==> flow/design.v <==
module ULA_LCD(clk, rst, rs, rw, en, dados, SOMA, SUBT, MULT, IGUAL, A, B, sinalA, sinalB);
	input [7:0] A;
	input [7:0] B;
	input sinalA;
	input sinalB;
	input SOMA;
	input SUBT;
	input MULT;
	input IGUAL;
	output en;
	output rw;
	output rs;
	output [7:0] dados;
	input clk;
	input rst;
	reg rs;
	reg rw;
	reg en;
	reg [7:0] dados;
	reg [21:0] c45;
	reg [21:0] c5;
	reg [21:0] c25;
	integer c1;
	reg flag45;
	reg flag5;
	reg flag2meio;
	reg [9:0] est2;
	reg flagbt1;
	reg flagbt2;
	reg flagbt3;
	reg flagbt4;
	reg flag_rst;
	reg [31:0] estado;
	reg subest;
	reg [5:0] charPos;
	reg [1:0] operacao;
	reg menos;
	reg [7:0] Alinha;
	reg [7:0] Blinha;
	reg menosA;
	reg menosB;
	reg menosR;
	parameter T45 = 2250, T5 = 250, T25 = 125;
	parameter clear = 1, opSOMA=1, opSUBT=2, opMULT=3, opIGUAL=4, skipLn=192, WAIT=10, WRITE=11, DEFAULT=6;
	reg [21:0] n45, n5, n25;
	reg nf45, nf5, nf25;
	always @(posedge clk) begin
		n45 = c45; n5 = c5; n25 = c25;
		nf45 = flag45; nf5 = flag5; nf25 = flag2meio;
    	if(flag_rst) begin
        	n45 = 0;
        	n25 = 0;
        	n5 = 0;
        	nf5 = 0;
        	nf45 = 0;
        	nf25 = 0;
    	end
    	if(n45 == T45) begin
            	n45 = 0;
            	nf45 = 1;
    	end
    	else if (n45 < T45) begin
        	n45 = n45+1;
    	end
    	if(n5 == T5) begin
        	n5 = 0;
        	nf5 = 1;
    	end
    	else if (n5 < T5) begin
        	n5 = n5 + 1;
    	end
    	if(n25 == T25) begin
			n25 = 0;
			nf25 = 1;
		end
		else if(n25 < T25) begin
			n25 = n25 + 1;
		end
		if(rst) begin
			c45 <= 0; c5 <= 0; c25 <= 0;
			flag45 <= 0; flag5 <= 0; flag2meio <= 0;
		end
		else begin
			c45 <= n45; c5 <= n5; c25 <= n25;
			flag45 <= nf45; flag5 <= nf5; flag2meio <= nf25;
		end
	end
	always @(posedge clk) begin
	if(rst) begin
		rs <= 0;
		rw <= 0;
		en <= 0;
		dados <= 0;
		c1 = 0;
		est2 <= 0;
		flagbt1 = 0;
		flagbt2 = 0;
		flagbt3 = 0;
		flagbt4 = 0;
		flag_rst <= 0;
		estado <= 0;
		subest = 0;
		charPos <= 0;
		operacao = 0;
		menos = 0;
		Alinha = 0;
		Blinha = 0;
		menosA <= 0;
		menosB <= 0;
	end
	else begin
    	case(estado)
			0: begin
				if(flag45) begin
					estado <= 1;
					subest <= 0;
				end
				else begin
					rs <= 0;
					rw <= 0;
					en <= 0;
				end
			end
        	1: begin
   			 if(subest == 0) begin
   				 en <= 0;
   				 subest <= 1;
   				 flag_rst <= 1;
   			 end
   			 else if(subest == 1) begin
   				 if(flag5) begin
   					 c1 = c1+1;
   					 rs <= 0;
   					 rw <= 0;
   					 en <= 1;
   					 dados <= 8'b00111000;
   					 flag_rst <= 1;
   					 subest = 0;
   					 estado <= 20;
   					 est2 <= 1;
   				 end
   				 else begin
   					 en <= 0;
   					 flag_rst <= 0;
   				 end
   				 if(c1 == 4) begin
   					 flag_rst <= 1;
   					 estado <= 20;
   					 subest <= 0;
   					 est2 <= 2;
   				 end
   			 end
        	end
        	20: begin
				en <= 1;
				if(subest == 0) begin
					subest <= 1;
					flag_rst <= 1;
				end
				else if(subest == 1) begin
					if(flag2meio) begin
						estado <= est2;
						subest <= 0;
					end
					else begin
						flag_rst <= 0;
					end
				end
			end
        	2: begin
   			 if(subest == 0) begin
   				 en <= 0;
   				 subest <= 1;
   				 flag_rst <= 1;
   			 end
   			 else if(subest == 1) begin  	
				if(flag5) begin
					 rs <= 0;
					 rw <= 0;
					 en <= 1;
					 dados <= 8'b00001100;
					 flag_rst <= 1;
					 subest <= 0;
					 estado <= 20;
					 est2 <= 3;	
				end
				else flag_rst <= 0; 
   			 end
        	end
        	3: begin
   			 if(subest == 0) begin
   				 en <= 0;
   				 subest <= 1;
   				 flag_rst <= 1;
   			 end
   			 if(subest == 1) begin
   				 if(flag5) begin
   					 dados <= 1;
   					 flag_rst <= 1;
   					 subest <= 0;
   					 estado <= 20;
   					 est2 <= 4;
   				 end
   				 else begin
   					 en <= 0;
   					 flag_rst <= 0;
   				 end
   			 end
        	end
        	4: begin
				 if(subest == 0) begin
					 en <= 0;
					 subest <= 1;
					 flag_rst <= 1;
				 end
				 if(subest == 1) begin
					 if(flag5) begin
						 rs <= 1'b0;
						 rw <= 1'b0;
						 en <= 1'b1;
						 dados <= 8'b0000110;
						 flag_rst <= 1;
						 subest <= 0;
						 estado <= 20;
						 est2 <= 5;
					 end
					 else begin
						 en <= 0;
						 flag_rst <= 0;
					 end
				 end
        	end
        	5: begin
				if(subest == 0) begin
					dados <= 0;
					 en <= 0;
					 subest <= 1;
					 flag_rst <= 1;
				 end
				 if(subest == 1) begin
					 if(flag5) begin
						 subest <= 0;
						 estado <= 6; 
					 end
					 else begin
						 en <= 0;
						 flag_rst <= 0;
					 end
				 end
			end
			6: begin
				en <= 0;
				if(!SOMA & !flagbt1) begin
					flagbt1 = 1;
				end
				else if(SOMA & flagbt1) begin
					subest <= 0;
					estado <= 9;
					charPos <= 20;
					flagbt1 <= 0;
					flag_rst <= 1;
					menosA <= 1;
					menosB <= 1;
					operacao = opSOMA;
				end
				if(!SUBT & !flagbt2) begin
					flagbt2 = 1;
				end
				else if(SUBT & flagbt2) begin
					subest <= 0;
					estado <= 17;
					charPos <= 20;
					flag_rst <= 1;
					flagbt2 <= 0;
					menosA <= 1;
					menosB <= 1;
					operacao = opSUBT;
				end
				if(!MULT & !flagbt3) begin
					flagbt3 = 1;
				end
				else if(MULT & flagbt3) begin
					subest <= 0;
					estado <= 25;
					flagbt3 = 0;
					flag_rst <= 1;
					operacao = opMULT;
					menosA <= 1;
					menosB <= 1;
					charPos <= 20;
				end
				if(!IGUAL & !flagbt4) begin
					flagbt4 = 1;
				end
				else if(IGUAL & flagbt4) begin
					charPos <= 0;
					subest <= 0;
					estado <= 15;
					flagbt4 = 0;
				end
			end
			9: begin
				if(subest == 0) begin
					subest <= 1;
					flag_rst <= 1;
				end
				else if(subest == 1) begin
					if(flag5) begin
						rs <= 0;
						rw <= 0;
						en <= 1;
						dados <= 1;
						subest <= 0;
						flag_rst <= 1;
						estado <= 20;
						est2 <= 10;
					end
					else begin
						flag_rst <= 0;
						en <= 0;
					end
				end
			end
        	10: begin
				en <= 0;
				if(subest == 0) begin
					subest <= 1;
					flag_rst <= 1;
				end
				else if(subest == 1) begin
					if(flag5) begin
						subest <= 0;
						flag_rst <= 1;
						estado <= 11;
					end
					else begin
						flag_rst <= 0;
					end
				end
   			end
   			11: begin
				if (charPos == 20) begin
					rs <= 0;
					rw <= 0;
					en <= 1;
					dados <= 1;
					charPos <= 0;
					estado <= 20;
					est2 <= 10;
					subest <= 0;
				end	
				else if(charPos == 0) begin
					if(sinalA & menosA) begin
						rs <= 1;
						rw <= 0;
						en <= 1;
						dados <= 45;
						estado <= 20;
						est2 <= 10;
						subest <= 0;
						menosA <= 0;
					end
					else begin 
						rs <= 1;
						rw <= 0;
						en <= 1;
						dados <= ((A/100) + 48);
						charPos <= 1;
						estado <= 20;
						est2 <= 10;
						subest <= 0;
					end
				end
				else if(charPos == 1) begin
					rs <= 1;
					rw <= 0;
					en <= 1;
					dados <= (((A/10)%10) + 48);
					charPos <= 2;
					estado <= 20;
					est2 <= 10;
					subest <= 0;
				end
				else if(charPos == 2) begin
					rs <= 1;
					rw <= 0;
					en <= 1;
					dados <= ((A%10) + 48);
					charPos <= 3;
					estado <= 20;
					est2 <= 10;
					subest <= 0;
				end
				else if(charPos == 3) begin
					rs <= 1;
					rw <= 0;
					en <= 1;
					dados <= 32;
					charPos <= 4;
					estado <= 20;
					est2 <= 10;
					subest <= 0;
				end
				else if(charPos == 4) begin
					rs <= 1;
					rw <= 0;
					en <= 1;
					dados <= 43;
					charPos <= 5;
					estado <= 20;
					est2 <= 10;
					subest <= 0;
				end
				else if(charPos == 5) begin
					rs <= 1;
					rw <= 0;
					en <= 1;
					dados <= 32;
					charPos <= 6;
					estado <= 20;
					est2 <= 10;
					subest <= 0;
				end
				else if(charPos == 6) begin
					if(sinalB & menosB) begin
						rs <= 1;
						rw <= 0;
						en <= 1;
						dados <= 45;
						estado <= 20;
						est2 <= 10;
						subest <= 0;
						menosB <= 0;
					end
					else begin
						rs <= 1;
						rw <= 0;
						en <= 1;
						dados <= ((B/100) + 48);
						charPos <= 7;
						estado <= 20;
						est2 <= 10;
						subest <= 0;
					end
				end
				else if(charPos == 7) begin
					rs <= 1;
					rw <= 0;
					en <= 1;
					dados <= ((B/10)%10 + 48);
					charPos <= 8;
					estado <= 20;
					est2 <= 10;
					subest <= 0;
				end
				else if(charPos == 8) begin
					rs <= 1;
					rw <= 0;
					en <= 1;
					dados <= ((B%10) + 48);
					charPos <= 9;
					estado <= 20;
					est2 <= 10;
					subest <= 0;
				end
				else if(charPos == 9) begin
					rs <= 1;
					rw <= 0;
					en <= 1;
					dados <= 32;
					charPos <= 10;
					estado <= 20;
					est2 <= 10;
					subest <= 0;
				end
				else if(charPos == 10) begin
					rs <= 1;
					rw <= 0;
					en <= 1;
					dados <= 32;
					charPos <= 11;
					estado <= 20;
					est2 <= 10;
					subest <= 0;
				end
				else if(charPos == 11) begin
					rs <= 1;
					rw <= 0;
					en <= 1;
					dados <= 32;
					charPos <= 12;
					estado <= 20;
					est2 <= 10;
					subest <= 0;
				end
				else if(charPos == 12) begin
					rs <= 1;
					rw <= 0;
					en <= 1;
					dados <= 32;
					charPos <= 13;
					estado <= 20;
					est2 <= 10;
					subest <= 0;
				end
				else if(charPos == 13) begin
					rs <= 1;
					rw <= 0;
					en <= 1;
					dados <= 32;
					charPos <= 14;
					estado <= 20;
					est2 <= 10;
					subest <= 0;
				end
				else if(charPos == 14) begin
					rs <= 1;
					rw <= 0;
					en <= 1;
					dados <= 32;
					charPos <= 15;
					estado <= 20;
					est2 <= 10;
					subest <= 0;
				end
				else if(charPos == 15) begin
					rs <= 1;
					rw <= 0;
					en <= 1;
					dados <= 32;
					charPos <= 17;
					estado <= 20;
					est2 <= 10;
					subest <= 0;
				end
				else if(charPos == 17) begin
					en <= 0;
					estado <= 20;
					est2 <= 10;
					charPos <= 18;
					subest <= 0;
				end
				else if(charPos == 18) begin
					estado <= 6;
					subest <= 0;
				end
			end
   			15: begin
				Alinha = A;
				Blinha = B;
				if(operacao == opSOMA) begin
					if(sinalA & !sinalB) begin
						operacao = opSUBT;
						if(A > B) begin
							menos = 1;
						end
						else begin
							menos = 0;
							Alinha = B;
							Blinha = A;
						end
					end
					else if(!sinalA & sinalB) begin
						operacao = opSUBT;
						if(B > A) begin
							menos = 1;
							Alinha = B;
							Blinha = A;
						end
						else menos = 0;
					end
					else if(sinalA & sinalB) begin
						if(A>0 & B>0) menos = 1;
						else menos = 0;
					end
					else menos = 0;
				end
				else if(operacao == opSUBT) begin
					if(sinalA & !sinalB) begin
						operacao = opSOMA;
						if(A>0 & B>0) menos = 1;
						else menos = 0;
					end
					else if(!sinalA & sinalB) begin
						operacao = opSOMA;
						menos = 0;
					end
					else if(sinalA & sinalB) begin
						if(A > B) begin
							menos = 1;
						end
						else begin
							menos = 0;
							Alinha = B;
							Blinha = A;
						end
					end
					else begin
						if(B > A) begin
							menos = 1;
							Alinha = B;
							Blinha = A;
						end
						else menos = 0;
					end
				end
				case(operacao) 
					opSOMA: begin
						if(subest == 0) begin
							en <= 0;
							subest <= 1;
							flag_rst <= 1;
						end
						else if(subest == 1) begin
							if(flag5) begin
								rs <= 0;
								rw <= 0;
								en <= 1;
								subest <= 0;
								estado <= 20;
								est2 <= 13;
								dados <= 8'b11000000;
							end
							else begin
								flag_rst <= 0;
								en <= 0;
							end
						end
					end
					opSUBT: begin
						if(subest == 0) begin
							en <= 0;
							subest <= 1;
							flag_rst <= 1;
						end
						else if(subest == 1) begin
							if(flag5) begin
								rs <= 0;
								rw <= 0;
								en <= 1;
								subest <= 0;
								estado <= 20;
								est2 <= 18;
								dados <= 8'b11000000;
							end
							else begin
								flag_rst <= 0;
								en <= 0;
							end
						end
					end
					opMULT: begin
						if(subest == 0) begin
							en <= 0;
							subest <= 1;
							flag_rst <= 1;
						end
						else if(subest == 1) begin
							if(flag5) begin
								rs <= 0;
								rw <= 0;
								en <= 1;
								subest <= 0;
								estado <= 20;
								est2 <= 21;
								dados <= 8'b11000000;
								if(sinalA & !sinalB || !sinalA & sinalB) begin
									if(A>0 & B>0) menos = 1;
									else menos = 0;
								end
								else begin
									menos = 0;
								end
							end
							else begin
								flag_rst <= 0;
								en <= 0;
							end
						end
					end
				endcase		
			end
			13: begin
				if(subest == 0) begin
					en <= 0;
					subest <= 1;
					flag_rst <= 1;
				end
				else if(subest == 1) begin
					if(flag5) begin
						subest <= 0;
						estado <= 14;
					end
					else begin
						flag_rst <= 0;
						en <= 0;
					end
				end
			end
			14: begin
				if(subest == 0) begin
					en <= 0;
					subest <= 1;
					flag_rst <= 1;
				end
				else if(subest == 1) begin
					if(flag5) begin
						if(charPos == 0) begin
							subest <= 0;
							estado <= 20;
							est2 <= 13;
							charPos <= 1;
						end
						else if(charPos == 1) begin
							if(menos) begin
								menos = 0;
								rs <= 1;
								rw <= 0;
								en <= 1;
								dados <= 45;
								estado <= 20;
								est2 <= 13;
								subest <= 0;
							end
							else begin
								rs <= 1;
								rw <= 0;
								en <= 1;
								dados <= ((A+B)/100 + 48);
								subest <= 0;
								charPos <= 2;
								estado <= 20;
								est2 <= 13;
							end
						end
						else if(charPos == 2) begin
							rs <= 1;
							rw <= 0;
							en <= 1;
							dados <= ((((A+B)/10)%10) + 48);
							subest <= 0;
							charPos <= 3;
							estado <= 20;
							est2 <= 13;
						end
						else if(charPos == 3) begin
							rs <= 1;
							rw <= 0;
							en <= 1;
							dados <= (((A+B)%10) + 48);
							subest <= 0;
							charPos <= 4;
							estado <= 20;
							est2 <= 13;
						end
						else if(charPos == 4) begin
							rs <= 1;
							rw <= 0;
							en <= 1;
							dados <= 32;
							subest <= 0;
							charPos <= 5;
							estado <= 20;
							est2 <= 13;
						end
						else if(charPos == 5) begin
							subest <= 0;
							estado <= 20;
							est2 <= 6;
						end
					end
					else begin
						flag_rst <= 0;
						en <= 0;
					end
				end
			end
			16: begin
				en <= 0;
				if(subest == 0) begin
					subest <= 1;
					flag_rst <= 1;
				end
				else if(subest == 1) begin
					if(flag5) begin
						subest <= 0;
						flag_rst <= 1;
						estado <= 17;
					end
					else begin
						flag_rst <= 0;
					end
				end
			end
			17: begin
				if (charPos == 20) begin
					rs <= 0;
					rw <= 0;
					en <= 1;
					dados <= 1;
					charPos <= 0;
					estado <= 20;
					est2 <= 16;
					subest <= 0;
				end	
				else if(charPos == 0) begin
					if(sinalA & menosA) begin
						rs <= 1;
						rw <= 0;
						en <= 1;
						dados <= 45;
						estado <= 20;
						est2 <= 16;
						subest <= 0;
						menosA <= 0;
					end
					else begin 
						rs <= 1;
						rw <= 0;
						en <= 1;
						dados <= ((A/100) + 48);
						charPos <= 1;
						estado <= 20;
						est2 <= 16;
						subest <= 0;
					end
				end
				else if(charPos == 1) begin
					rs <= 1;
					rw <= 0;
					en <= 1;
					dados <= (((A/10)%10) + 48);
					charPos <= 2;
					estado <= 20;
					est2 <= 16;
					subest <= 0;
				end
				else if(charPos == 2) begin
					rs <= 1;
					rw <= 0;
					en <= 1;
					dados <= ((A%10) + 48);
					charPos <= 3;
					estado <= 20;
					est2 <= 16;
					subest <= 0;
				end
				else if(charPos == 3) begin
					rs <= 1;
					rw <= 0;
					en <= 1;
					dados <= 32;
					charPos <= 4;
					estado <= 20;
					est2 <= 16;
					subest <= 0;
				end
				else if(charPos == 4) begin
					rs <= 1;
					rw <= 0;
					en <= 1;
					dados <= 45;
					charPos <= 5;
					estado <= 20;
					est2 <= 16;
					subest <= 0;
				end
				else if(charPos == 5) begin
					rs <= 1;
					rw <= 0;
					en <= 1;
					dados <= 32;
					charPos <= 6;
					estado <= 20;
					est2 <= 16;
					subest <= 0;
				end
				else if(charPos == 6) begin
					if(sinalB & menosB) begin
						rs <= 1;
						rw <= 0;
						en <= 1;
						dados <= 45;
						estado <= 20;
						est2 <= 16;
						subest <= 0;
						menosB <= 0;
					end
					else begin 
						rs <= 1;
						rw <= 0;
						en <= 1;
						dados <= ((B/100) + 48);
						charPos <= 7;
						estado <= 20;
						est2 <= 16;
						subest <= 0;
					end
				end
				else if(charPos == 7) begin
					rs <= 1;
					rw <= 0;
					en <= 1;
					dados <= ((B/10)%10 + 48);
					charPos <= 8;
					estado <= 20;
					est2 <= 16;
					subest <= 0;
				end
				else if(charPos == 8) begin
					rs <= 1;
					rw <= 0;
					en <= 1;
					dados <= ((B%10) + 48);
					charPos <= 9;
					estado <= 20;
					est2 <= 16;
					subest <= 0;
				end
				else if(charPos == 9) begin
					rs <= 1;
					rw <= 0;
					en <= 1;
					dados <= 32;
					charPos <= 10;
					estado <= 20;
					est2 <= 16;
					subest <= 0;
				end
				else if(charPos == 10) begin
					rs <= 1;
					rw <= 0;
					en <= 1;
					dados <= 32;
					charPos <= 11;
					estado <= 20;
					est2 <= 16;
					subest <= 0;
				end
				else if(charPos == 11) begin
					rs <= 1;
					rw <= 0;
					en <= 1;
					dados <= 32;
					charPos <= 12;
					estado <= 20;
					est2 <= 16;
					subest <= 0;
				end
				else if(charPos == 12) begin
					rs <= 1;
					rw <= 0;
					en <= 1;
					dados <= 32;
					charPos <= 13;
					estado <= 20;
					est2 <= 16;
					subest <= 0;
				end
				else if(charPos == 13) begin
					rs <= 1;
					rw <= 0;
					en <= 1;
					dados <= 32;
					charPos <= 14;
					estado <= 20;
					est2 <= 16;
					subest <= 0;
				end
				else if(charPos == 14) begin
					rs <= 1;
					rw <= 0;
					en <= 1;
					dados <= 32;
					charPos <= 15;
					estado <= 20;
					est2 <= 16;
					subest <= 0;
				end
				else if(charPos == 15) begin
					rs <= 1;
					rw <= 0;
					en <= 1;
					dados <= 32;
					charPos <= 16;
					estado <= 20;
					est2 <= 16;
					subest <= 0;
				end
				else if(charPos == 16) begin
					en <= 0;
					estado <= 20;
					est2 <= 16;
					charPos <= 17;
					subest <= 0;
				end
				else if(charPos == 17) begin
					estado <= 6;
					subest <= 0;
				end
			end
			18: begin
				if(subest == 0) begin
					en <= 0;
					subest <= 1;
					flag_rst <= 1;
				end
				else if(subest == 1) begin
					if(flag5) begin
						subest <= 0;
						estado <= 19;
					end
					else begin
						flag_rst <= 0;
						en <= 0;
					end
				end
			end
			19: begin
				if(subest == 0) begin
					en <= 0;
					subest <= 1;
					flag_rst <= 1;
				end
				else if(subest == 1) begin
					if(flag5) begin
						if(charPos == 0) begin
							subest <= 0;
							estado <= 20;
							est2 <= 18;
							charPos <= 1;
						end
						else if(charPos == 1) begin
							if(menos) begin
								menos = 0;
								rs <= 1;
								rw <= 0;
								en <= 1;
								dados <= 45;
								estado <= 20;
								est2 <= 18;
								subest <= 0;
							end
							else begin
								rs <= 1;
								rw <= 0;
								en <= 1;
								dados <= ((Alinha-Blinha)/100 + 48);
								subest <= 0;
								charPos <= 2;
								estado <= 20;
								est2 <= 18;
							end
						end
						else if(charPos == 2) begin
							rs <= 1;
							rw <= 0;
							en <= 1;
							dados <= ((((Alinha-Blinha)/10)%10) + 48);
							subest <= 0;
							charPos <= 3;
							estado <= 20;
							est2 <= 18;
						end
						else if(charPos == 3) begin
							rs <= 1;
							rw <= 0;
							en <= 1;
							dados <= (((Alinha-Blinha)%10) + 48);
							subest <= 0;
							charPos <= 4;
							estado <= 20;
							est2 <= 18;
						end
						else if(charPos == 4) begin
							rs <= 1;
							rw <= 0;
							en <= 1;
							dados <= 32;
							subest <= 0;
							charPos <= 5;
							estado <= 20;
							est2 <= 18;
						end
						else if(charPos == 5) begin
							subest <= 0;
							estado <= 20;
							est2 <= 6;
						end
					end
					else begin
						flag_rst <= 0;
						en <= 0;
					end
				end
			end
			21: begin
				if(subest == 0) begin
					en <= 0;
					subest <= 1;
					flag_rst <= 1;
				end
				else if(subest == 1) begin
					if(flag5) begin
						subest <= 0;
						estado <= 22;
					end
					else begin
						flag_rst <= 0;
						en <= 0;
					end
				end
			end
			22: begin
				if(subest == 0) begin
					en <= 0;
					subest <= 1;
					flag_rst <= 1;
				end
				else if(subest == 1) begin
					if(flag5) begin
						if(charPos == 0) begin
							subest <= 0;
							estado <= 20;
							est2 <= 21;
							charPos <= 1;
						end
						else if(charPos == 1) begin
							if(menos) begin
								menos = 0;
								rs <= 1;
								rw <= 0;
								en <= 1;
								dados <= 45;
								estado <= 20;
								est2 <= 21;
								subest <= 0;
							end
							else begin
								rs <= 1;
								rw <= 0;
								en <= 1;
								dados <= ((A*B)/10000 + 48);
								subest <= 0;
								charPos <= 2;
								estado <= 20;
								est2 <= 21;
							end
						end
						else if(charPos == 2) begin
							rs <= 1;
							rw <= 0;
							en <= 1;
							dados <= ((((A*B)/1000)%10) + 48);
							subest <= 0;
							charPos <= 3;
							estado <= 20;
							est2 <= 21;
						end
						else if(charPos == 3) begin
							rs <= 1;
							rw <= 0;
							en <= 1;
							dados <= (((A*B/100)%10) + 48);
							subest <= 0;
							charPos <= 4;
							estado <= 20;
							est2 <= 21;
						end
						else if(charPos == 4) begin
							rs <= 1;
							rw <= 0;
							en <= 1;
							dados <= (((A*B/10)%10) + 48);
							subest <= 0;
							charPos <= 5;
							estado <= 20;
							est2 <= 21;
						end
						else if(charPos == 5) begin
							rs <= 1;
							rw <= 0;
							en <= 1;
							dados <= ((A*B)%10) + 48;
							subest <= 0;
							charPos <= 6;
							estado <= 20;
							est2 <= 21;
						end
						else if(charPos == 6) begin
							rs <= 1;
							rw <= 0;
							en <= 1;
							dados <= 32;
							subest <= 0;
							charPos <= 7;
							estado <= 20;
							est2 <= 21;
						end
						else if(charPos == 7) begin
							subest <= 0;
							estado <= 20;
							est2 <= 6;
						end
					end
					else begin
						flag_rst <= 0;
						en <= 0;
					end
				end
			end
			24: begin
				en <= 0;
				if(subest == 0) begin
					subest <= 1;
					flag_rst <= 1;
				end
				else if(subest == 1) begin
					if(flag5) begin
						subest <= 0;
						flag_rst <= 1;
						estado <= 25;
					end
					else begin
						flag_rst <= 0;
					end
				end
			end
			25: begin
				if (charPos == 20) begin
					rs <= 0;
					rw <= 0;
					en <= 1;
					dados <= 1;
					charPos <= 0;
					estado <= 20;
					est2 <= 24;
					subest <= 0;
				end	
				else if(charPos == 0) begin
					if(sinalA & menosA) begin
						rs <= 1;
						rw <= 0;
						en <= 1;
						dados <= 45;
						estado <= 20;
						est2 <= 24;
						subest <= 0;
						menosA <= 0;
					end
					else begin 
						rs <= 1;
						rw <= 0;
						en <= 1;
						dados <= ((A/100) + 48);
						charPos <= 1;
						estado <= 20;
						est2 <= 24;
						subest <= 0;
					end
				end
				else if(charPos == 1) begin
					rs <= 1;
					rw <= 0;
					en <= 1;
					dados <= (((A/10)%10) + 48);
					charPos <= 2;
					estado <= 20;
					est2 <= 24;
					subest <= 0;
				end
				else if(charPos == 2) begin
					rs <= 1;
					rw <= 0;
					en <= 1;
					dados <= ((A%10) + 48);
					charPos <= 3;
					estado <= 20;
					est2 <=24;
					subest <= 0;
				end
				else if(charPos == 3) begin
					rs <= 1;
					rw <= 0;
					en <= 1;
					dados <= 32;
					charPos <= 4;
					estado <= 20;
					est2 <= 24;
					subest <= 0;
				end
				else if(charPos == 4) begin
					rs <= 1;
					rw <= 0;
					en <= 1;
					dados <= 42;
					charPos <= 5;
					estado <= 20;
					est2 <= 24;
					subest <= 0;
				end
				else if(charPos == 5) begin
					rs <= 1;
					rw <= 0;
					en <= 1;
					dados <= 32;
					charPos <= 6;
					estado <= 20;
					est2 <= 24;
					subest <= 0;
				end
				else if(charPos == 6) begin
					if(sinalB & menosB) begin
						rs <= 1;
						rw <= 0;
						en <= 1;
						dados <= 45;
						estado <= 20;
						est2 <= 24;
						subest <= 0;
						menosB <= 0;
					end
					else begin 
						rs <= 1;
						rw <= 0;
						en <= 1;
						dados <= ((B/100) + 48);
						charPos <= 7;
						estado <= 20;
						est2 <= 24;
						subest <= 0;
					end
				end
				else if(charPos == 7) begin
					rs <= 1;
					rw <= 0;
					en <= 1;
					dados <= ((B/10)%10 + 48);
					charPos <= 8;
					estado <= 20;
					est2 <= 24;
					subest <= 0;
				end
				else if(charPos == 8) begin
					rs <= 1;
					rw <= 0;
					en <= 1;
					dados <= ((B%10) + 48);
					charPos <= 9;
					estado <= 20;
					est2 <= 24;
					subest <= 0;
				end
				else if(charPos == 9) begin
					rs <= 1;
					rw <= 0;
					en <= 1;
					dados <= 32;
					charPos <= 10;
					estado <= 20;
					est2 <= 24;
					subest <= 0;
				end
				else if(charPos == 10) begin
					rs <= 1;
					rw <= 0;
					en <= 1;
					dados <= 32;
					charPos <= 11;
					estado <= 20;
					est2 <= 24;
					subest <= 0;
				end
				else if(charPos == 11) begin
					rs <= 1;
					rw <= 0;
					en <= 1;
					dados <= 32;
					charPos <= 12;
					estado <= 20;
					est2 <= 24;
					subest <= 0;
				end
				else if(charPos == 12) begin
					rs <= 1;
					rw <= 0;
					en <= 1;
					dados <= 32;
					charPos <= 13;
					estado <= 20;
					est2 <= 24;
					subest <= 0;
				end
				else if(charPos == 13) begin
					rs <= 1;
					rw <= 0;
					en <= 1;
					dados <= 32;
					charPos <= 14;
					estado <= 20;
					est2 <= 24;
					subest <= 0;
				end
				else if(charPos == 14) begin
					rs <= 1;
					rw <= 0;
					en <= 1;
					dados <= 32;
					charPos <= 15;
					estado <= 20;
					est2 <= 24;
					subest <= 0;
				end
				else if(charPos == 15) begin
					rs <= 1;
					rw <= 0;
					en <= 1;
					dados <= 32;
					charPos <= 16;
					estado <= 20;
					est2 <= 24;
					subest <= 0;
				end
				else if(charPos == 16) begin
					en <= 0;
					estado <= 20;
					est2 <= 24;
					charPos <= 17;
					subest <= 0;
				end
				else if(charPos == 17) begin
					estado <= 6;
					subest <= 0;
				end
			end
    	endcase
	end
	end
endmodule
Lab notebook: ULA_LCD

Step by step through the tools: ULA_LCD
Module ULA_LCD before and after one edit of its RTL, step after step.
Lines under "before" count in the file above, lines under "after" in the edited file.
"change" is "after" less "before", of the values as shown; "change_rel_pct" is that difference over "before", in percent.
Library cell names are shortened.
{"block": "inputs", "top_module": "ULA_LCD", "clock": "clk", "library": "sky130hd", "corner": "tt_025C_1v80"}

Edit of the RTL
Unified diff, file above to edited file.
The edited RTL no longer does the same as the RTL above: the edit was made by script, with no optimisation intended.
begin of diff
@@ -1162,5 +1162,5 @@
 							rw <= 0;
 							en <= 1;
-							dados <= (((A*B/100)%10) + 48);
+							dados <= (((A*B/100)&10) + 48);
 							subest <= 0;
 							charPos <= 4;
end of diff

Word-level counts
Counts by Yosys on the flattened word-level netlist (proc, flatten, opt, wreduce; memories kept). Register bits leave out memories and registers merged into their read ports (data or address). Print and check cells are left out.
{"block": "word_totals", "item": "in_bits", "before": 24, "after": 24, "change": 0, "change_rel_pct": 0.00}
{"block": "word_totals", "item": "output_inout_bits", "before": 11, "after": 11, "change": 0, "change_rel_pct": 0.00}
{"block": "word_totals", "item": "register_bits", "before": 187, "after": 187, "change": 0, "change_rel_pct": 0.00}
{"block": "word_totals", "item": "wordCells", "before": 935, "after": 934, "change": -1, "change_rel_pct": -0.11}
{"block": "op_classes", "item": "bitwise", "before": 14, "after": 14, "change": 0, "change_rel_pct": 0.00}
{"block": "op_classes", "item": "n_mux", "before": 636, "after": 636, "change": 0, "change_rel_pct": 0.00}
{"block": "op_classes", "item": "n_eq", "before": 139, "after": 139, "change": 0, "change_rel_pct": 0.00}
{"block": "op_classes", "item": "n_addsub", "before": 23, "after": 23, "change": 0, "change_rel_pct": 0.00}
{"block": "op_classes", "item": "n_cmp", "before": 7, "after": 7, "change": 0, "change_rel_pct": 0.00}
{"block": "op_classes", "item": "reduce_and_logical", "before": 65, "after": 65, "change": 0, "change_rel_pct": 0.00}
{"block": "op_classes", "item": "div", "before": 24, "after": 23, "change": -1, "change_rel_pct": -4.17}
{"block": "op_classes", "item": "n_mul", "before": 1, "after": 1, "change": 0, "change_rel_pct": 0.00}
{"block": "op_table", "cell": "8-bit by 6-bit adder with 8-bit output (second input constant)", "before": 17, "after": 16, "change": -1, "change_rel_pct": -5.88}
{"block": "op_table", "cell": "32-bit by 4-bit modulo with 32-bit output (second input constant)", "before": 10, "after": 9, "change": -1, "change_rel_pct": -10.00}
{"block": "op_table", "cell": "4-bit by 6-bit adder with 7-bit output (second input constant)", "before": 0, "after": 1, "change": 1}
Unchanged operator kinds not shown: 95.

Longest topological paths
Depth = most cells in a row (Yosys ltp): at word level without a register or memory, in the mapped netlist without a sequential cell, where the memories' decode and read muxes count.
{"block": "logic_depth", "item": "ltp_word", "before": 21, "after": 21, "change": 0, "change_rel_pct": 0.00}
{"block": "logic_depth", "item": "abc_area", "before": "0", "after": "0"}
{"block": "logic_depth", "item": "mapped_depth", "before": 497, "after": 548, "change": 51, "change_rel_pct": 10.26}
{"block": "logic_depth", "item": "depth_no_buf", "before": 458, "after": 507, "change": 49, "change_rel_pct": 10.70}

Synthesis result
The flow's flattened synthesis, as Yosys stat reports it; memories are mapped. The netlist is that of the ABC_AREA named above (0 if unset); the other value can give another one.
{"block": "mapped", "item": "buffers", "before": 333, "after": 298, "change": -35, "change_rel_pct": -10.51}
{"block": "mapped", "item": "synth_area_um2", "before": 60209.0, "after": 57228.6, "change": -2980.4, "change_rel_pct": -4.95}
{"block": "mapped", "item": "flip_flops", "before": 203, "after": 203, "change": 0, "change_rel_pct": 0.00}
{"block": "mapped", "item": "seq_area_um2", "before": 4063.9, "after": 4063.9, "change": 0.0, "change_rel_pct": 0.00}
{"block": "mapped", "item": "cells", "before": 8662, "after": 8311, "change": -351, "change_rel_pct": -4.05}
{"block": "by_type", "cell_type": "o21ai_0", "before": 476, "after": 403, "change": -73, "change_rel_pct": -15.34}
{"block": "by_type", "cell_type": "xnor2_1", "before": 296, "after": 244, "change": -52, "change_rel_pct": -17.57}
{"block": "by_type", "cell_type": "a21oi_1", "before": 557, "after": 514, "change": -43, "change_rel_pct": -7.72}
{"block": "by_type", "cell_type": "a211oi_1", "before": 130, "after": 90, "change": -40, "change_rel_pct": -30.77}
{"block": "by_type", "cell_type": "nand3_1", "before": 242, "after": 270, "change": 28, "change_rel_pct": 11.57}
{"block": "by_type", "cell_type": "or3_1", "before": 126, "after": 99, "change": -27, "change_rel_pct": -21.43}
{"block": "by_type", "cell_type": "o31ai_1", "before": 215, "after": 191, "change": -24, "change_rel_pct": -11.16}
{"block": "by_type", "cell_type": "buf_4", "before": 38, "after": 14, "change": -24, "change_rel_pct": -63.16}
{"block": "by_type", "cell_type": "o22ai_1", "before": 70, "after": 49, "change": -21, "change_rel_pct": -30.00}
{"block": "by_type", "cell_type": "o21a_1", "before": 282, "after": 302, "change": 20, "change_rel_pct": 7.09}
{"block": "by_type", "cell_type": "o31a_1", "before": 39, "after": 21, "change": -18, "change_rel_pct": -46.15}
{"block": "by_type", "cell_type": "a311oi_1", "before": 24, "after": 42, "change": 18, "change_rel_pct": 75.00}
{"block": "by_type", "cell_type": "clkbuf_1", "before": 195, "after": 210, "change": 15, "change_rel_pct": 7.69}
{"block": "by_type", "cell_type": "a31oi_1", "before": 102, "after": 117, "change": 15, "change_rel_pct": 14.71}
{"block": "by_type", "cell_type": "o21bai_1", "before": 35, "after": 20, "change": -15, "change_rel_pct": -42.86}
{"block": "by_type", "cell_type": "and2_1", "before": 174, "after": 188, "change": 14, "change_rel_pct": 8.05}
{"block": "by_type", "cell_type": "nand2b_1", "before": 117, "after": 103, "change": -14, "change_rel_pct": -11.97}
{"block": "by_type", "cell_type": "mux2i_1", "before": 149, "after": 162, "change": 13, "change_rel_pct": 8.72}
Unchanged cell types not shown: 26.
Not every row of either side is listed.

Path before layout
OpenSTA on the mapped netlist: ideal clock, no wires. The path of least setup slack (recovery checks aside). Input and output delay are each 20% of the period. Register names are those of the netlist, which keeps one name where synthesis merged equal registers.
{"block": "synth_timing", "item": "kind", "before": "input -> register", "after": "input -> register"}
{"block": "synth_timing", "item": "startpoint", "before": "in B[6]", "after": "in B[4]"}
{"block": "synth_timing", "item": "endpoint", "before": "reg dados[6]", "after": "reg dados[5]"}
{"block": "synth_timing", "item": "t_first_pin_ns", "before": 24.000, "after": 24.000, "change": 0.000, "change_rel_pct": 0.00}
{"block": "synth_timing", "item": "t_arrival_ns", "before": 108.901, "after": 120.918, "change": 12.017, "change_rel_pct": 11.03}
{"block": "synth_timing", "item": "path_delay_ns", "before": 84.966, "after": 97.066, "change": 12.100, "change_rel_pct": 14.24}
{"block": "synth_timing", "item": "setup_ns", "before": 0.065, "after": 0.148, "change": 0.083}
{"block": "synth_timing", "item": "t_required_ns", "before": 119.935, "after": 119.852, "change": -0.083, "change_rel_pct": -0.07}
{"block": "synth_timing", "item": "tclk_ns", "before": 120.0, "after": 120.0, "change": 0.0, "change_rel_pct": 0.00}
{"block": "synth_timing", "item": "path_buffers", "before": 38, "after": 39, "change": 1, "change_rel_pct": 2.63}
{"block": "synth_timing", "item": "path_stages", "before": 440, "after": 494, "change": 54, "change_rel_pct": 12.27}
{"block": "synth_timing", "item": "in_delay_ns", "before": 24.000, "after": 24.000, "change": 0.000, "change_rel_pct": 0.00}
{"block": "synth_timing", "item": "setup_slack_ns", "before": 11.034, "after": -1.065, "change": -12.099}
{"block": "synth_timing", "item": "synth_period_reached_ns", "before": 108.966, "after": 121.065, "change": 12.099, "change_rel_pct": 11.10}
"path_delay_ns" is the arrival time less input delay plus setup time.
"path_stages": output pins that drive a net of the path, with the launching flip-flop's if there is one; two outputs of one cell count as two.
"synth_period_reached_ns" is the clock period less the worst setup slack; recovery checks do not enter. This is arithmetic on one report: input and output delays are still those of the set period (20% each).
The rows between start and end are the longest chain of elaborated cells between them; the timing report does not say that the signal goes this way. Where chains are equally long, one stands for them.
A line is the first line of the expression or statement that the cell stems from. Yosys adds cells for indexed reads and writes and turns some case tables into memories.
At most two assigning lines are given for a register; there are more.
{"block": "synth_via_before", "cell_sequence": "clkbuf_1 -> clkbuf_1 -> and2_1 -> fa_1 -> fa_1 -> fa_1 -> inv_1 -> fa_1 -> inv_1 -> ha_1 -> inv_1 -> o21ai_0 -> a21oi_1 -> o21bai_1 -> a21oi_1 -> o21bai_1 -> a21oi_1 -> xnor2_1 -> [404 not listed] -> buf_6 -> a2111o_1 -> a311oi_4 -> o211ai_1 -> a21oi_1 -> nand2_1 -> o21ai_1 -> inv_1 -> ha_1 -> o21ai_0 -> nand2_1 -> ha_1 -> a311o_1 -> a221oi_1 -> o21ai_0 -> a21oi_1 -> a21oi_1 -> nor2_1", "elab_chain_len": 13, "cells_between": 69, "classes_between": "add/sub (12); mul (1); div (16); mux (40)"}
{"block": "synth_lines_before", "item": "start, declared", "line": 3, "text": "input [7:0] B;"}
{"block": "synth_lines_before", "item": "8-bit by 4-bit divider with 32-bit output", "line": 1338, "text": "dados <= ((B/10)%10 + 48);"}
{"block": "synth_lines_before", "item": "32-bit by 4-bit modulo with 32-bit output", "line": 1338}
{"block": "synth_lines_before", "item": "8-bit by 6-bit adder with 8-bit output", "line": 1338}
{"block": "synth_lines_before", "item": "8-bit 2-to-1 mux", "line": 1334, "text": "else if(charPos == 7) begin"}
{"block": "synth_lines_before", "item": "8-bit 2-to-1 mux", "line": 1312, "text": "else if(charPos == 6) begin"}
{"block": "synth_lines_before", "item": "8-bit 2-to-1 mux", "line": 1302, "text": "else if(charPos == 5) begin"}
{"block": "synth_lines_before", "item": "8-bit 2-to-1 mux", "line": 1292, "text": "else if(charPos == 4) begin"}
{"block": "synth_lines_before", "item": "8-bit 2-to-1 mux", "line": 1282, "text": "else if(charPos == 3) begin"}
{"block": "synth_lines_before", "item": "8-bit 2-to-1 mux", "line": 1272, "text": "else if(charPos == 2) begin"}
{"block": "synth_lines_before", "item": "8-bit 2-to-1 mux", "line": 1262, "text": "else if(charPos == 1) begin"}
{"block": "synth_lines_before", "item": "8-bit 2-to-1 mux", "line": 1240, "text": "else if(charPos == 0) begin"}
{"block": "synth_lines_before", "item": "8-bit 2-to-1 mux", "line": 1230, "text": "if (charPos == 20) begin"}
{"block": "synth_lines_before", "item": "8-bit parallel mux with 12-bit select", "line": 112, "text": "case(estado)"}
{"block": "synth_lines_before", "item": "end, assigned", "line": 367, "text": "dados <= ((A/100) + 48);"}
{"block": "synth_lines_before", "item": "end, assigned", "line": 378, "text": "dados <= (((A/10)%10) + 48);"}
{"block": "synth_lines_before", "item": "end, declared", "line": 13, "text": "output [7:0] dados;"}
{"block": "synth_via_after", "cell_sequence": "clkbuf_1 -> nand2_1 -> fa_1 -> inv_1 -> fa_1 -> ha_1 -> inv_1 -> fa_1 -> inv_1 -> ha_1 -> nor2b_1 -> o21ai_0 -> a21boi_0 -> o21ai_0 -> a21boi_0 -> o21ai_0 -> a21boi_0 -> o21a_1 -> [458 not listed] -> a21oi_2 -> buf_4 -> mux2_2 -> o31ai_1 -> o31ai_2 -> o21bai_1 -> a21oi_1 -> ha_1 -> or4_1 -> ha_1 -> a21oi_1 -> o21ai_0 -> a221o_1 -> o21ai_0 -> nor2_1 -> a31oi_1 -> a211oi_1 -> a211oi_1", "elab_chain_len": 13, "cells_between": 68, "classes_between": "add/sub (12); mul (1); div (15); mux (40)"}
{"block": "synth_lines_after", "item": "start, declared", "line": 3, "text": "input [7:0] B;"}
{"block": "synth_lines_after", "item": "8-bit by 4-bit divider with 32-bit output", "line": 1338, "text": "dados <= ((B/10)%10 + 48);"}
{"block": "synth_lines_after", "item": "32-bit by 4-bit modulo with 32-bit output", "line": 1338}
{"block": "synth_lines_after", "item": "8-bit by 6-bit adder with 8-bit output", "line": 1338}
{"block": "synth_lines_after", "item": "8-bit 2-to-1 mux", "line": 1334, "text": "else if(charPos == 7) begin"}
{"block": "synth_lines_after", "item": "8-bit 2-to-1 mux", "line": 1312, "text": "else if(charPos == 6) begin"}
{"block": "synth_lines_after", "item": "8-bit 2-to-1 mux", "line": 1302, "text": "else if(charPos == 5) begin"}
{"block": "synth_lines_after", "item": "8-bit 2-to-1 mux", "line": 1292, "text": "else if(charPos == 4) begin"}
{"block": "synth_lines_after", "item": "8-bit 2-to-1 mux", "line": 1282, "text": "else if(charPos == 3) begin"}
{"block": "synth_lines_after", "item": "8-bit 2-to-1 mux", "line": 1272, "text": "else if(charPos == 2) begin"}
{"block": "synth_lines_after", "item": "8-bit 2-to-1 mux", "line": 1262, "text": "else if(charPos == 1) begin"}
{"block": "synth_lines_after", "item": "8-bit 2-to-1 mux", "line": 1240, "text": "else if(charPos == 0) begin"}
{"block": "synth_lines_after", "item": "8-bit 2-to-1 mux", "line": 1230, "text": "if (charPos == 20) begin"}
{"block": "synth_lines_after", "item": "8-bit parallel mux with 12-bit select", "line": 112, "text": "case(estado)"}
{"block": "synth_lines_after", "item": "end, assigned", "line": 367, "text": "dados <= ((A/100) + 48);"}
{"block": "synth_lines_after", "item": "end, assigned", "line": 378, "text": "dados <= (((A/10)%10) + 48);"}
{"block": "synth_lines_after", "item": "end, declared", "line": 13, "text": "output [7:0] dados;"}

Timing after layout
Path of least setup slack in the final report of each run of set A (OpenROAD, finished layout, wires in). Where an end is a register, its clock arrival counts in the times.
{"block": "layout_timing", "item": "kind", "before": "input -> register", "after": "input -> register"}
{"block": "layout_timing", "item": "startpoint", "before": "in B[6]", "after": "in B[4]"}
{"block": "layout_timing", "item": "endpoint", "before": "reg dados[5]", "after": "reg dados[5]"}
{"block": "layout_timing", "item": "t_first_pin_ns", "before": 24.00, "after": 24.00, "change": 0.00, "change_rel_pct": 0.00}
{"block": "layout_timing", "item": "setup_ns", "before": 0.14, "after": 0.14, "change": 0.00}
{"block": "layout_timing", "item": "in_delay_ns", "before": 24.00, "after": 24.00, "change": 0.00, "change_rel_pct": 0.00}
{"block": "layout_timing", "item": "t_required_ns", "before": 120.41, "after": 120.39, "change": -0.02, "change_rel_pct": -0.02}
{"block": "layout_timing", "item": "tclk_ns", "before": 120.0, "after": 120.0, "change": 0.0, "change_rel_pct": 0.00}
{"block": "layout_timing", "item": "setup_slack_ns", "before": 7.99, "after": 5.89, "change": -2.10}
{"block": "layout_timing", "item": "path_stages", "before": 421, "after": 461, "change": 40, "change_rel_pct": 9.50}
{"block": "layout_timing", "item": "path_buffers", "before": 15, "after": 7, "change": -8, "change_rel_pct": -53.33}
{"block": "layout_timing", "item": "t_arrival_ns", "before": 112.43, "after": 114.50, "change": 2.07, "change_rel_pct": 1.84}
The rows between start and end are the longest chain of elaborated cells between them; the timing report does not say that the signal goes this way. Where chains are equally long, one stands for them.
At most two assigning lines are given for a register; there are more.
{"block": "layout_via_before", "cell_sequence": "clkdlybuf4s50_1 -> and2_1 -> fa_1 -> fa_1 -> fa_1 -> inv_1 -> fa_1 -> inv_1 -> ha_1 -> inv_1 -> o21ai_0 -> a21oi_1 -> o21bai_1 -> a21oi_1 -> o21bai_1 -> a21oi_1 -> xnor2_1 -> nor2_1 -> [385 not listed] -> a2111o_1 -> o21a_1 -> a2111o_1 -> a311oi_4 -> o211ai_1 -> a21oi_1 -> nand2_1 -> o21ai_1 -> inv_1 -> ha_1 -> o21ai_0 -> nand2_1 -> ha_1 -> o22ai_1 -> nor4_1 -> a311oi_1 -> a211oi_1 -> a211oi_1", "elab_chain_len": 13, "cells_between": 69, "classes_between": "add/sub (12); mul (1); div (16); mux (40)"}
{"block": "layout_lines_before", "item": "start, declared", "line": 3, "text": "input [7:0] B;"}
{"block": "layout_lines_before", "item": "8-bit by 4-bit divider with 32-bit output", "line": 1338, "text": "dados <= ((B/10)%10 + 48);"}
{"block": "layout_lines_before", "item": "32-bit by 4-bit modulo with 32-bit output", "line": 1338}
{"block": "layout_lines_before", "item": "8-bit by 6-bit adder with 8-bit output", "line": 1338}
{"block": "layout_lines_before", "item": "8-bit 2-to-1 mux", "line": 1334, "text": "else if(charPos == 7) begin"}
{"block": "layout_lines_before", "item": "8-bit 2-to-1 mux", "line": 1312, "text": "else if(charPos == 6) begin"}
{"block": "layout_lines_before", "item": "8-bit 2-to-1 mux", "line": 1302, "text": "else if(charPos == 5) begin"}
{"block": "layout_lines_before", "item": "8-bit 2-to-1 mux", "line": 1292, "text": "else if(charPos == 4) begin"}
{"block": "layout_lines_before", "item": "8-bit 2-to-1 mux", "line": 1282, "text": "else if(charPos == 3) begin"}
{"block": "layout_lines_before", "item": "8-bit 2-to-1 mux", "line": 1272, "text": "else if(charPos == 2) begin"}
{"block": "layout_lines_before", "item": "8-bit 2-to-1 mux", "line": 1262, "text": "else if(charPos == 1) begin"}
{"block": "layout_lines_before", "item": "8-bit 2-to-1 mux", "line": 1240, "text": "else if(charPos == 0) begin"}
{"block": "layout_lines_before", "item": "8-bit 2-to-1 mux", "line": 1230, "text": "if (charPos == 20) begin"}
{"block": "layout_lines_before", "item": "8-bit parallel mux with 12-bit select", "line": 112, "text": "case(estado)"}
{"block": "layout_lines_before", "item": "end, assigned", "line": 367, "text": "dados <= ((A/100) + 48);"}
{"block": "layout_lines_before", "item": "end, assigned", "line": 378, "text": "dados <= (((A/10)%10) + 48);"}
{"block": "layout_lines_before", "item": "end, declared", "line": 13, "text": "output [7:0] dados;"}
{"block": "layout_via_after", "cell_sequence": "clkbuf_2 -> and2_1 -> fa_1 -> inv_1 -> fa_1 -> fa_1 -> fa_1 -> inv_1 -> ha_1 -> inv_1 -> o21ai_0 -> a21oi_2 -> o21ai_0 -> a21oi_1 -> xnor2_1 -> buf_4 -> nor3_2 -> o2111ai_1 -> [425 not listed] -> a21oi_4 -> buf_4 -> mux2_2 -> o31ai_2 -> o31ai_4 -> o21bai_1 -> a21oi_1 -> ha_1 -> or4_1 -> ha_1 -> a21oi_1 -> o21ai_0 -> a221o_1 -> o21ai_0 -> nor2_1 -> a31oi_1 -> a211oi_1 -> a211oi_1", "elab_chain_len": 13, "cells_between": 68, "classes_between": "add/sub (12); mul (1); div (15); mux (40)"}
{"block": "layout_lines_after", "item": "start, declared", "line": 3, "text": "input [7:0] B;"}
{"block": "layout_lines_after", "item": "8-bit by 4-bit divider with 32-bit output", "line": 1338, "text": "dados <= ((B/10)%10 + 48);"}
{"block": "layout_lines_after", "item": "32-bit by 4-bit modulo with 32-bit output", "line": 1338}
{"block": "layout_lines_after", "item": "8-bit by 6-bit adder with 8-bit output", "line": 1338}
{"block": "layout_lines_after", "item": "8-bit 2-to-1 mux", "line": 1334, "text": "else if(charPos == 7) begin"}
{"block": "layout_lines_after", "item": "8-bit 2-to-1 mux", "line": 1312, "text": "else if(charPos == 6) begin"}
{"block": "layout_lines_after", "item": "8-bit 2-to-1 mux", "line": 1302, "text": "else if(charPos == 5) begin"}
{"block": "layout_lines_after", "item": "8-bit 2-to-1 mux", "line": 1292, "text": "else if(charPos == 4) begin"}
{"block": "layout_lines_after", "item": "8-bit 2-to-1 mux", "line": 1282, "text": "else if(charPos == 3) begin"}
{"block": "layout_lines_after", "item": "8-bit 2-to-1 mux", "line": 1272, "text": "else if(charPos == 2) begin"}
{"block": "layout_lines_after", "item": "8-bit 2-to-1 mux", "line": 1262, "text": "else if(charPos == 1) begin"}
{"block": "layout_lines_after", "item": "8-bit 2-to-1 mux", "line": 1240, "text": "else if(charPos == 0) begin"}
{"block": "layout_lines_after", "item": "8-bit 2-to-1 mux", "line": 1230, "text": "if (charPos == 20) begin"}
{"block": "layout_lines_after", "item": "8-bit parallel mux with 12-bit select", "line": 112, "text": "case(estado)"}
{"block": "layout_lines_after", "item": "end, assigned", "line": 367, "text": "dados <= ((A/100) + 48);"}
{"block": "layout_lines_after", "item": "end, assigned", "line": 378, "text": "dados <= (((A/10)%10) + 48);"}
{"block": "layout_lines_after", "item": "end, declared", "line": 13, "text": "output [7:0] dados;"}

Layout results
Runs of the flow (Yosys, OpenROAD) on both versions; the two runs of a pair have the same settings. The constraints put input and output delay at 20% of the set period each and load the outputs with 0.01 pF.
{"block": "settings_set_A", "CORE_UTILIZATION": 40, "period_ns": 120.0, "CAP_MARGIN": 20, "CORE_MARGIN": 2, "SLEW_MARGIN": 20}
{"block": "measured_set_A", "item": "die_footprint_um2", "before": 153640.0, "after": 146115.0, "change": -7525.0, "change_rel_pct": -4.90}
{"block": "measured_set_A", "item": "synthArea_um2", "before": 60209.0, "after": 57228.6, "change": -2980.4, "change_rel_pct": -4.95}
{"block": "measured_set_A", "item": "clock_period_reached_ns", "before": 112.014, "after": 114.111, "change": 2.097, "change_rel_pct": 1.87}
{"block": "measured_set_A", "item": "final_stdcell_area_um2", "before": 63616.0, "after": 62357.3, "change": -1258.7, "change_rel_pct": -1.98}
{"block": "measured_set_A", "item": "fin_tns_ns", "before": 0.000, "after": 0.000, "change": 0.000}
{"block": "measured_set_A", "item": "utilization_frac", "before": 0.425, "after": 0.44, "change": 0.015}
{"block": "measured_set_A", "item": "ws_setup_ns", "before": 7.986, "after": 5.889, "change": -2.097}
{"block": "settings_set_B", "CAP_MARGIN": 35, "CELL_PAD_IN_SITES_DETAIL_PLACEMENT": 2, "CELL_PAD_IN_SITES_GLOBAL_PLACEMENT": 3, "CORE_MARGIN": 7, "CORE_UTILIZATION": 28, "CTS_CLUSTER_SIZE": 61, "GPL_ROUTABILITY_DRIVEN": 0, "MAX_ROUTING_LAYER": "met5", "PLACE_DENSITY_LB_ADDON": 0.05, "SETUP_SLACK_MARGIN": 5.0, "period_ns": 126.0, "SLEW_MARGIN": 20}
{"block": "measured_set_B", "item": "die_footprint_um2", "before": 228212.0, "after": 217240.0, "change": -10972.0, "change_rel_pct": -4.81}
{"block": "measured_set_B", "item": "synthArea_um2", "before": 60209.0, "after": 57228.6, "change": -2980.4, "change_rel_pct": -4.95}
{"block": "measured_set_B", "item": "clock_period_reached_ns", "before": 114.009, "after": 116.493, "change": 2.484, "change_rel_pct": 2.18}
{"block": "measured_set_B", "item": "final_stdcell_area_um2", "before": 65689.3, "after": 64629.5, "change": -1059.8, "change_rel_pct": -1.61}
{"block": "measured_set_B", "item": "fin_tns_ns", "before": 0.000, "after": 0.000, "change": 0.000}
{"block": "measured_set_B", "item": "utilization_frac", "before": 0.307, "after": 0.319, "change": 0.012}
{"block": "measured_set_B", "item": "ws_setup_ns", "before": 11.991, "after": 9.507, "change": -2.484}
"clock_period_reached_ns": clock period set for the run, less the worst setup slack. It is reckoned from that one timing run; input and output delays stay at 20% of the period that was set.
